==> flow/design.v <==
`timescale 1ns / 1ps
module ram # 
    (parameter ADDR_WIDTH = 4, DATA_WIDTH = 32)
    (
        input                       clk,
        input                       write_enable,
        input   [ADDR_WIDTH-1:0]    addr,
        input   [DATA_WIDTH-1:0]    data_in,
        output  [DATA_WIDTH-1:0]    data_out
    );
    parameter numRegisters = 1 << (ADDR_WIDTH) ;
    reg [DATA_WIDTH-1:0] ram [numRegisters-1:0] ;
    integer i;
    always @(posedge clk) begin
        if (write_enable)
            ram[addr] <= data_in ;
    end
    assign data_out = ram[addr] ;
endmodule
`timescale 1ns / 1ps
module FIR_Periph #
(parameter C_S_AXI_ADDR_WIDTH = 8, C_S_AXI_DATA_WIDTH = 32, DATA_WIDTH =16, NUM_FILTERS=3, NUM_TAPS=15) (
    input clk,
    input calc,
    output reg calcDone,
    input channel,
    input [DATA_WIDTH-1:0] rawData,
    output reg [DATA_WIDTH-1:0] filterData,
    output reg enabled,
    input                               rd,
    input      [C_S_AXI_ADDR_WIDTH-1:0] rdAddr,
    output reg [C_S_AXI_DATA_WIDTH-1:0] rdData,
    input                               wr,
    input      [C_S_AXI_ADDR_WIDTH-1:0] wrAddr,
    input      [C_S_AXI_DATA_WIDTH-1:0] wrData,
    input reset_l
);
parameter ADDR_WIDTH = C_S_AXI_ADDR_WIDTH-$clog2(C_S_AXI_DATA_WIDTH/8);  
parameter BYTE_BITS = $clog2(C_S_AXI_DATA_WIDTH/8);
parameter TAP_ADDR_WIDTH = $clog2(NUM_TAPS);
parameter RESET = 0, IDLE = 1, CALC = 2 ;
reg [3:0] nextState, currentState;
reg [TAP_ADDR_WIDTH-1:0] hAddr, xAddr;
reg [DATA_WIDTH-1:0] hData, xData;
reg wrX[0:1];
reg [TAP_ADDR_WIDTH-1:0] currentIndex[0:1], currentIndex_D [0:1];
reg [TAP_ADDR_WIDTH-1:0]        xIndex, xIndex_D, hIndex, hIndex_D;
wire signed [DATA_WIDTH-1:0] x[1:0];
reg signed [DATA_WIDTH-1:0] MAC[0:NUM_FILTERS-1], MAC_D [0:NUM_FILTERS-1];
reg signed [2*DATA_WIDTH-1:0] MAC_D_temp [0:NUM_FILTERS-1], temp_output[0:NUM_FILTERS-1];
reg [DATA_WIDTH-1:0] y_D;
reg signed [DATA_WIDTH-1:0] atten[0:NUM_FILTERS-1], atten_D [0:NUM_FILTERS-1];
reg channel_D, channel_Q;
reg [C_S_AXI_DATA_WIDTH-1:0] status, status_D;
ram #(.ADDR_WIDTH(TAP_ADDR_WIDTH),.DATA_WIDTH(DATA_WIDTH)) ram_x0 (
    .clk(clk),
    .addr(xAddr),
    .write_enable(wrX[0]),
    .data_in(xData),
    .data_out(x[0])
);
ram #(.ADDR_WIDTH(TAP_ADDR_WIDTH),.DATA_WIDTH(DATA_WIDTH)) ram_x1 (
    .clk(clk),
    .addr(xAddr),
    .write_enable(wrX[1]),
    .data_in(xData),
    .data_out(x[1])
);
reg wrH [0:NUM_FILTERS-1];
wire signed [DATA_WIDTH-1:0] h  [0:NUM_FILTERS-1];
genvar j;
generate
    for(j=0; j<NUM_FILTERS; j=j+1) begin
        ram #(TAP_ADDR_WIDTH, DATA_WIDTH) ram_h
        (
            .clk(clk),
            .addr(hAddr),
            .write_enable(wrH[j]),
            .data_in(hData),
            .data_out(h[j])
        );
    end
endgenerate
integer i;
always @ * begin
    enabled = status[1];
    for(i=0; i<NUM_FILTERS; i=i+1) begin
        atten_D[i] = atten[i];
    end
    if ( wr & wrAddr[C_S_AXI_ADDR_WIDTH-1:BYTE_BITS]>=(NUM_FILTERS*NUM_TAPS) ) begin
        atten_D[wrAddr[C_S_AXI_ADDR_WIDTH-1:BYTE_BITS]-(NUM_FILTERS*NUM_TAPS)] = wrData;
    end
    rdData = 0;
    if(rd) begin
        rdData = status;
    end
    status_D = status;
    nextState = currentState;
    wrX[0] = 0;
    wrX[1] = 0;
    y_D = filterData;
    xIndex_D = xIndex;
    hIndex_D = hIndex;
    xAddr = 0;
    hAddr = 0;
    xData = 0;
    hData = 0;
    currentIndex_D[0] = currentIndex[0];
    currentIndex_D[1] = currentIndex[1];
    calcDone = 0;
    channel_D = channel_Q;
    for(i=0; i<NUM_FILTERS; i=i+1) begin
        wrH[i] = 0;
        MAC_D_temp[i] = 0;
        MAC_D[i] = MAC[i];
        temp_output[i] = 0;
    end
    case (currentState)
        IDLE: begin
            for(i=0; i<NUM_FILTERS; i=i+1) begin
                MAC_D[i] = 0;
            end
            if ( calc & enabled ) begin
                nextState = CALC;
                channel_D = channel;
                wrX[channel_D] = 1;
                xAddr = currentIndex[channel_D];
                xData = rawData;
                xIndex_D = currentIndex[channel_D];
                hIndex_D = 0;
            end
            else if ( wr & wrAddr[C_S_AXI_ADDR_WIDTH-1:BYTE_BITS]<(NUM_FILTERS*NUM_TAPS)) begin
                for(i=0; i<NUM_FILTERS; i=i+1) begin
                    if(wrAddr[C_S_AXI_ADDR_WIDTH-1:BYTE_BITS]>=i*NUM_TAPS && wrAddr[C_S_AXI_ADDR_WIDTH-1:BYTE_BITS]<(i+1)*NUM_TAPS) begin
                        wrH[i] = 1;
                        hAddr = wrAddr[ADDR_WIDTH+1:BYTE_BITS]-i*NUM_TAPS;
                        hData = wrData[DATA_WIDTH-1:0];
                    end
                end
            end
            if(wr & wrAddr[C_S_AXI_ADDR_WIDTH-1:BYTE_BITS]==(NUM_FILTERS*NUM_TAPS)+NUM_FILTERS) begin  
                status_D[1] = 1;
            end
        end
        CALC: begin
            hAddr = hIndex;
            xAddr = xIndex;
            for(i=0; i<NUM_FILTERS; i=i+1) begin
                MAC_D_temp[i] = (x[channel_Q]*h[i] + 32'sh4000);
                MAC_D[i] = MAC[i] + MAC_D_temp[i][2*DATA_WIDTH-2:DATA_WIDTH-1];
            end
            xIndex_D = xIndex - 1'b1;
            if(xIndex == 0) begin
                xIndex_D = NUM_TAPS - 1;
            end
            hIndex_D = hIndex + 1'b1;
            if (hIndex == NUM_TAPS - 1) begin
                nextState = IDLE;
                y_D = 0;
                for(i=0; i<NUM_FILTERS; i=i+1) begin
                    temp_output[i] = atten[i]*MAC_D[i] + 32'sh2000;
                    y_D = y_D + temp_output[i][2*DATA_WIDTH-3:DATA_WIDTH-2];
                end
                calcDone = 1;
                currentIndex_D[channel_Q] = currentIndex[channel_Q] + 1'b1;
                if(currentIndex[channel_Q] == NUM_TAPS - 1) begin
                    currentIndex_D[channel_Q] = 0;
                end
            end
        end
        RESET: begin
            xAddr = xIndex;
            wrX[0] = 1;
            wrX[1] = 1;
            xData = 0;
            xIndex_D = xIndex+1'b1;
            if(xIndex == NUM_TAPS - 1) begin
                status_D[0]=1;
                nextState = IDLE;
            end
        end
        default: begin
            nextState = IDLE;
        end
    endcase
end
always @(posedge clk) begin
    if(!reset_l) begin
        currentIndex[0] <= 0;
        currentIndex[1] <= 0;
        currentState <= RESET;
        filterData <= 0;
        xIndex <= 0;
        hIndex <= 0;
        for(i=0; i<NUM_FILTERS;i=i+1) begin
            atten[i] <= 0;
            MAC[i] <= 0;
        end
        channel_Q <= 0;
        status <= 0;
    end
    else begin
        currentState <= nextState;
        currentIndex[0] <= currentIndex_D[0];
        currentIndex[1] <= currentIndex_D[1];
        xIndex <= xIndex_D;
        hIndex <= hIndex_D;
        for(i=0; i<NUM_FILTERS; i=i+1) begin
            MAC[i] <= MAC_D[i];
            atten[i] <= atten_D[i];
        end
        filterData <= y_D;
        channel_Q <= channel_D;
        status <= status_D;
    end
end
endmodule
# == Step by step through the tools: FIR_Periph ==
# Each step is given for the RTL above and for the edited RTL.
# Lines under "orig" count in the file above, lines under "edited" in the edited file.
# "change": "edited" minus "orig" as printed here.
# Cell names lack the library's common part.
# The mark -- stands for no value.
# setup
top_module,FIR_Periph
clk_port,clk
cell_library,sky130hd
lib_corner,tt_025C_1v80

# == Edit of the RTL ==
# Unified diff, file above to edited file.
# The edit is scripted: it alters the design's behaviour and was not made to optimise anything.
# begin of diff
@@ -147,5 +147,5 @@
             xAddr = xIndex;
             for(i=0; i<NUM_FILTERS; i=i+1) begin
-                MAC_D_temp[i] = (x[channel_Q]*h[i] + 32'sh4000);
+                MAC_D_temp[i] = (x[channel_Q]*h[i] | 32'sh4000);
                 MAC_D[i] = MAC[i] + MAC_D_temp[i][2*DATA_WIDTH-2:DATA_WIDTH-1];
             end
# end of diff

# == Word level ==
# Yosys after proc, flatten, opt, wreduce and memory -nomap, before mapping. Print and check cells are not counted. Equal cells are merged and count once.
# Yosys's memory passes give these memory sizes; they may raise the number of words (mostly to a power of two), join words into wider ones and drop unused or constant bits.
# classes
item,orig,edited,change
n_eq,11,11,0
n_div,0,0,0
add_sub_neg,18,15,-3
shift,0,0,0
reduce_logical,19,19,0
cmp,7,7,0
n_mul,6,6,0
mux,76,76,0
n_logic,6,6,0
# ops
operator,orig,edited,change
adder 31 x 16 -> 31 bit (second input constant),3,0,-3
two-way mux 1 bit,21,21,0
two-way mux 4 bit,21,21,0
two-way mux 16 bit,14,14,0
parallel mux 4 bit (select 2 bit),9,9,0
AND reduction 2 bit,9,9,0
adder 16 bit,5,5,0
AND 1 bit,4,4,0
parallel mux 1 bit (select 2 bit),4,4,0
parallel mux 16 bit (select 2 bit),4,4,0
adder 30 x 15 -> 30 bit (second input constant),3,3,0
adder 4 x 1 -> 4 bit (second input constant),3,3,0
== test 4 bit (second input constant),3,3,0
logical AND 1 bit,3,3,0
multiplier 16 x 16 -> 30 bit,3,3,0
multiplier 16 x 16 -> 31 bit,3,3,0
inequality test 2 bit (second input constant),3,3,0
zero test 4 bit,2,2,0
inverter 1 bit,2,2,0
parallel mux 4 bit (select 3 bit),2,2,0
subtractor 4 bit (second input constant),2,2,0
== test 2 x 1 -> 1 bit (second input constant),1,1,0
== test 2 bit (second input constant),1,1,0
== test 4 x 1 -> 1 bit (second input constant),1,1,0
== test 4 x 2 -> 1 bit (second input constant),1,1,0
== test 6 bit (second input constant),1,1,0
>= comparator 6 x 1 -> 1 bit (second input constant),1,1,0
>= comparator 6 x 4 -> 1 bit (second input constant),1,1,0
# The list need not be complete.
# bits
item,orig,edited,change
out_inout_bits,50,50,0
input_bits,70,70,0
clocked_rd_ports_x_width,0,0,0
memories,5,5,0
latchBits,0,0,0
reg_bits,135,135,0
ram_bits,1280,1280,0
mem_bits_ro,0,0,0
# mem_list
item,orig,edited
memory_list,genblk1[0].ram_h.ram 16 x 16 bit 1R1W; genblk1[1].ram_h.ram 16 x 16 bit 1R1W; genblk1[2].ram_h.ram 16 x 16 bit 1R1W; ram_x0.ram 16 x 16 bit 1R1W; ram_x1.ram 16 x 16 bit 1R1W,genblk1[0].ram_h.ram 16 x 16 bit 1R1W; genblk1[1].ram_h.ram 16 x 16 bit 1R1W; genblk1[2].ram_h.ram 16 x 16 bit 1R1W; ram_x0.ram 16 x 16 bit 1R1W; ram_x1.ram 16 x 16 bit 1R1W

# == Logic depth ==
# Depth = most cells in a row (Yosys ltp): at word level without a register or memory, in the mapped netlist without a sequential cell, where the memories' decode and read muxes count.
# logic_depth
item,orig,edited,change
word_depth,10,9,-1
ABC_AREA,0,0,--
mapped_depth,95,94,-1
mapped_depth_nobuf,86,85,-1

# == After synthesis ==
# Yosys stat after the flow's synthesis: flattened, memories mapped to cells. It holds for the ABC_AREA given above (unset counts as 0); a run with the other value may have another netlist.
# synth_totals
item,orig,edited,change
flip_flops,1414,1414,0
cell_count,10208,10478,270
area_um2,113527.6,114433.5,905.9
buffers,513,532,19
# types
cell,orig,edited,change
nor2_1,629,234,-395
nand2_1,1323,1687,364
or2_2,314,9,-305
and2_1,318,610,292
nand3_1,245,423,178
mux2i_1,139,30,-109
a311oi_1,107,3,-104
a21oi_1,215,318,103
nor2b_1,67,157,90
nand2b_1,123,69,-54
inv_1,1700,1744,44
o211ai_1,10,52,42
a21boi_0,9,41,32
a21o_1,76,45,-31
o21ai_0,57,86,29
a211oi_1,15,40,25
nor4_1,19,41,22
a31oi_1,54,35,-19
# The list need not be complete.
# The figures by module come from a second, unflattened synthesis with its own total; it is not the netlist above.
# hier_totals
item,orig,edited,change
hier_cells,9173,9134,-39
area_unflattened_um2,112578.0,112002.4,-575.6
# Rows give one instance, submodules left out.
# by_module_orig
module,mod_area_um2,n_inst,cells
FIR_Periph,63724.9,1,7083
ram,9770.6,5,418
# by_module_edited
module,mod_area_um2,n_inst,cells
FIR_Periph,63487.1,1,7044
ram,9703.1,5,418

# == Worst setup path after synthesis ==
# Path of least setup slack by OpenSTA after synthesis, without wires, with an ideal clock, recovery checks aside; 20% of the period is set as input and as output delay. Where synthesis merged equal registers, the netlist keeps one of their names.
# synth_timing
item,orig,edited,change
path_kind,input to register,input to register,--
startpoint,input port channel,input port wrAddr[3],--
endpoint,register filterData[15],register filterData[15],--
in_delay_ns,4.800,4.800,0.000
arrival_ns,24.091,23.966,-0.125
delay_ns,19.423,19.288,-0.135
launch_ns,4.800,4.800,0.000
path_slack_ns,-0.222,-0.088,0.134
setup_ns,0.132,0.122,-0.010
period_ns,24.0,24.0,0.0
stages,81,84,3
required_time_ns,23.868,23.878,0.010
period_less_setup_slack_ns,24.222,24.088,-0.134
# "delay_ns" = arrival - input delay + setup time.
# "stages": output pins that drive a net of the path, with the launching flip-flop's if there is one; two outputs of one cell count as two.
# "period_less_setup_slack_ns" is the clock period less the worst setup slack; recovery checks do not enter. This is arithmetic on one report: input and output delays are still those of the set period (20% each).
# The rows between start and end are the longest chain of elaborated cells between them; the timing report does not say that the signal goes this way. Where chains are equally long, one stands for them.
# Each line given opens the expression or statement behind the cell; cells for indexed reads and writes are added by Yosys, which also makes memories of some case tables.
# A memory read counts as a cell of the chain, while the word-level depth stops at memories.
# synth_between_orig
path_cell_list,buf_4 mux2_4 a21oi_4 buf_6 buf_4 buf_2 buf_1 buf_1 mux4_2 a22oi_1 nand3_1 o21ai_0 clkbuf_1 clkbuf_1 nor2_1 fa_1 inv_1 fa_1 (+45 left out) o31ai_1 nand2b_1 a21o_1 a21oi_1 xor2_1 fa_1 inv_1 ha_1 nand2_1 o41ai_1 xnor2_1 xnor2_1 xnor2_1 xnor2_1 xnor2_1 xnor3_1 nand2_1 a21oi_1
elab_chain_len,14
# synth_rtl_orig
item,line,source
from (decl),26,"input channel,"
inverter 1 bit,127,xAddr = currentIndex[channel_D];
parallel mux 4 bit (select 2 bit),127,
two-way mux 4 bit,123,if ( calc & enabled ) begin
parallel mux 4 bit (select 2 bit),118,case (currentState)
memory (16 x 16 bit),12,reg [DATA_WIDTH-1:0] ram [numRegisters-1:0] ;
parallel mux 16 bit (select 2 bit),149,MAC_D_temp[i] = (x[channel_Q]*h[i] + 32'sh4000);
two-way mux 16 bit,118,
multiplier 16 x 16 -> 31 bit,149,
adder 31 x 16 -> 31 bit,149,
adder 16 bit,150,MAC_D[i] = MAC[i] + MAC_D_temp[i][2*DATA_WIDTH-2:DATA_WIDTH-1];
multiplier 16 x 16 -> 30 bit,161,temp_output[i] = atten[i]*MAC_D[i] + 32'sh2000;
adder 30 x 15 -> 30 bit,161,
adder 16 bit (2 in a row),162,y_D = y_D + temp_output[i][2*DATA_WIDTH-3:DATA_WIDTH-2];
to (assign),192,filterData <= 0;
to (assign),212,filterData <= y_D;
to (decl),28,"output reg [DATA_WIDTH-1:0] filterData,"
# synth_between_edited
path_cell_list,buf_6 inv_1 ha_1 and3b_1 o311a_1 or2_1 nor2_4 buf_4 buf_6 buf_2 buf_2 buf_2 buf_1 buf_1 nand2_1 nand3_1 a21oi_1 nor4_1 (+48 left out) a211oi_1 nor3_1 o31a_1 o21a_1 or2_2 fa_1 inv_1 ha_1 nand2_1 o41ai_1 xnor3_1 xnor3_1 or4_1 a211oi_2 a2111oi_2 and4b_1 a211oi_1 nor3_2
elab_chain_len,15
# synth_rtl_edited
item,line,source
from (decl),34,"input      [C_S_AXI_ADDR_WIDTH-1:0] wrAddr,"
>= comparator 6 x 1 -> 1 bit,134,if(wrAddr[C_S_AXI_ADDR_WIDTH-1:BYTE_BITS]>=i*NUM_TAPS && wrAddr[C_S_AXI_ADDR_WIDTH-1:BYTE_BITS]<(i+1)*NUM_TAPS ...
logical AND 1 bit,134,
two-way mux 4 bit (3 in a row),134,
two-way mux 4 bit,132,else if ( wr & wrAddr[C_S_AXI_ADDR_WIDTH-1:BYTE_BITS]<(NUM_FILTERS*NUM_TAPS)) begin
two-way mux 4 bit,123,if ( calc & enabled ) begin
parallel mux 4 bit (select 2 bit),118,case (currentState)
memory (16 x 16 bit),12,reg [DATA_WIDTH-1:0] ram [numRegisters-1:0] ;
multiplier 16 x 16 -> 31 bit,149,MAC_D_temp[i] = (x[channel_Q]*h[i] | 32'sh4000);
adder 16 bit,150,MAC_D[i] = MAC[i] + MAC_D_temp[i][2*DATA_WIDTH-2:DATA_WIDTH-1];
multiplier 16 x 16 -> 30 bit,161,temp_output[i] = atten[i]*MAC_D[i] + 32'sh2000;
adder 30 x 15 -> 30 bit,161,
adder 16 bit (2 in a row),162,y_D = y_D + temp_output[i][2*DATA_WIDTH-3:DATA_WIDTH-2];
to (assign),192,filterData <= 0;
to (assign),212,filterData <= y_D;
to (decl),28,"output reg [DATA_WIDTH-1:0] filterData,"

# == Worst path after layout ==
# From the final timing report of the runs of pair A: the path of least setup slack in the routed layout; clock arrival at registers is part of the times.
# layout_timing
item,orig,edited,change
path_kind,input to register,input to register,--
startpoint,input port calc,input port wrAddr[3],--
endpoint,register filterData[15],register filterData[15],--
launch_ns,4.80,4.80,0.00
arrival_ns,23.91,24.79,0.88
path_slack_ns,0.74,-0.03,-0.77
period_ns,24.0,24.0,0.0
stages,81,85,4
required_time_ns,24.65,24.76,0.11
setup_ns,0.15,0.07,-0.08
in_delay_ns,4.80,4.80,0.00
# The rows between start and end are the longest chain of elaborated cells between them; the timing report does not say that the signal goes this way. Where chains are equally long, one stands for them.
# A memory read counts as a cell of the chain, while the word-level depth stops at memories.
# layout_between_orig
path_cell_list,clkdlybuf4s50_1 buf_4 and3_1 buf_4 a22oi_4 buf_12 buf_4 nand2_1 nand3_1 a21oi_1 nor4_1 buf_4 mux2i_4 buf_12 inv_1 buf_4 nand2b_1 fa_1 (+45 left out) a21oi_2 o21bai_1 a21oi_2 xnor2_1 fa_1 inv_1 ha_4 nand2_1 o41ai_2 buf_4 xnor2_1 xnor2_1 xnor2_1 xnor2_1 xnor2_1 xnor3_1 nand2_1 a21oi_1
elab_chain_len,13
# layout_rtl_orig
item,line,source
from (decl),24,"input calc,"
AND 1 bit,123,if ( calc & enabled ) begin
two-way mux 4 bit,123,
parallel mux 4 bit (select 2 bit),118,case (currentState)
memory (16 x 16 bit),12,reg [DATA_WIDTH-1:0] ram [numRegisters-1:0] ;
parallel mux 16 bit (select 2 bit),149,MAC_D_temp[i] = (x[channel_Q]*h[i] + 32'sh4000);
two-way mux 16 bit,118,
multiplier 16 x 16 -> 31 bit,149,
adder 31 x 16 -> 31 bit,149,
adder 16 bit,150,MAC_D[i] = MAC[i] + MAC_D_temp[i][2*DATA_WIDTH-2:DATA_WIDTH-1];
multiplier 16 x 16 -> 30 bit,161,temp_output[i] = atten[i]*MAC_D[i] + 32'sh2000;
adder 30 x 15 -> 30 bit,161,
adder 16 bit (2 in a row),162,y_D = y_D + temp_output[i][2*DATA_WIDTH-3:DATA_WIDTH-2];
to (assign),192,filterData <= 0;
to (assign),212,filterData <= y_D;
to (decl),28,"output reg [DATA_WIDTH-1:0] filterData,"
# layout_between_edited
path_cell_list,clkdlybuf4s50_1 buf_4 buf_4 ha_1 buf_4 o211ai_1 a22oi_2 buf_4 nor4b_4 nor3_4 buf_12 buf_12 buf_12 buf_12 nand3_1 a21oi_1 buf_4 nor4_4 (+49 left out) o21a_1 or2_2 fa_1 inv_1 ha_1 or3_4 a211oi_4 o41ai_4 xnor3_1 xnor3_1 buf_12 or4_4 a211oi_2 a2111oi_2 buf_4 and4b_2 a2bb2oi_2 nor3_2
elab_chain_len,15
# layout_rtl_edited
item,line,source
from (decl),34,"input      [C_S_AXI_ADDR_WIDTH-1:0] wrAddr,"
>= comparator 6 x 1 -> 1 bit,134,if(wrAddr[C_S_AXI_ADDR_WIDTH-1:BYTE_BITS]>=i*NUM_TAPS && wrAddr[C_S_AXI_ADDR_WIDTH-1:BYTE_BITS]<(i+1)*NUM_TAPS ...
logical AND 1 bit,134,
two-way mux 4 bit (3 in a row),134,
two-way mux 4 bit,132,else if ( wr & wrAddr[C_S_AXI_ADDR_WIDTH-1:BYTE_BITS]<(NUM_FILTERS*NUM_TAPS)) begin
two-way mux 4 bit,123,if ( calc & enabled ) begin
parallel mux 4 bit (select 2 bit),118,case (currentState)
memory (16 x 16 bit),12,reg [DATA_WIDTH-1:0] ram [numRegisters-1:0] ;
multiplier 16 x 16 -> 31 bit,149,MAC_D_temp[i] = (x[channel_Q]*h[i] | 32'sh4000);
adder 16 bit,150,MAC_D[i] = MAC[i] + MAC_D_temp[i][2*DATA_WIDTH-2:DATA_WIDTH-1];
multiplier 16 x 16 -> 30 bit,161,temp_output[i] = atten[i]*MAC_D[i] + 32'sh2000;
adder 30 x 15 -> 30 bit,161,
adder 16 bit (2 in a row),162,y_D = y_D + temp_output[i][2*DATA_WIDTH-3:DATA_WIDTH-2];
to (assign),192,filterData <= 0;
to (assign),212,filterData <= y_D;
to (decl),28,"output reg [DATA_WIDTH-1:0] filterData,"

# == Measured runs ==
# Runs of the flow (Yosys, OpenROAD) on both versions; the two runs of a pair have the same settings. The constraints put input and output delay at 20% of the set period each and load the outputs with 0.01 pF.
# settings_pair_A
CORE_UTILIZATION,45
PLACE_DENSITY,0.6
period_ns,24.0
CAP_MARGIN,20
CORE_MARGIN,2
SLEW_MARGIN,20
# measured_pair_A
item,orig,edited,change
design_die_area_um2,256319.0,258349.0,2030.0
layout_stdcell_area_um2,133013.0,134588.0,1575.0
worst_setup_slack_ns,0.742,-0.027,-0.769
final_hold_ws_ns,0.452,0.466,0.014
finalUtil_pct,53.0,53.1,0.1
ys_area_um2,113527.6,114433.5,905.9
final_setup_tns_ns,0.000,-0.027,-0.027
achieved_period_ns,23.258,24.027,0.769
# settings_pair_B
ABC_AREA,0
CAP_MARGIN,25
CELL_PAD_IN_SITES_DETAIL_PLACEMENT,1
CELL_PAD_IN_SITES_GLOBAL_PLACEMENT,2
CORE_ASPECT_RATIO,0.8
CORE_MARGIN,9
CORE_UTILIZATION,46
CTS_CLUSTER_DIAMETER,249
GPL_ROUTABILITY_DRIVEN,1
HOLD_SLACK_MARGIN,0.13
MIN_ROUTING_LAYER,met1
PLACE_DENSITY,0.9
SETUP_SLACK_MARGIN,3.31
SLEW_MARGIN,15
period_ns,34.5
# measured_pair_B
item,orig,edited,change
design_die_area_um2,265117.0,267160.0,2043.0
layout_stdcell_area_um2,123129.0,124775.0,1646.0
worst_setup_slack_ns,4.595,4.891,0.296
final_hold_ws_ns,0.454,0.477,0.023
finalUtil_pct,50.3,50.5,0.2
ys_area_um2,113527.6,114433.5,905.9
final_setup_tns_ns,0.000,0.000,0.000
achieved_period_ns,29.905,29.609,-0.296
# "achieved_period_ns" means the clock period less the worst setup slack. The figure is calculated, with input and output delays left at 20% of the set period.
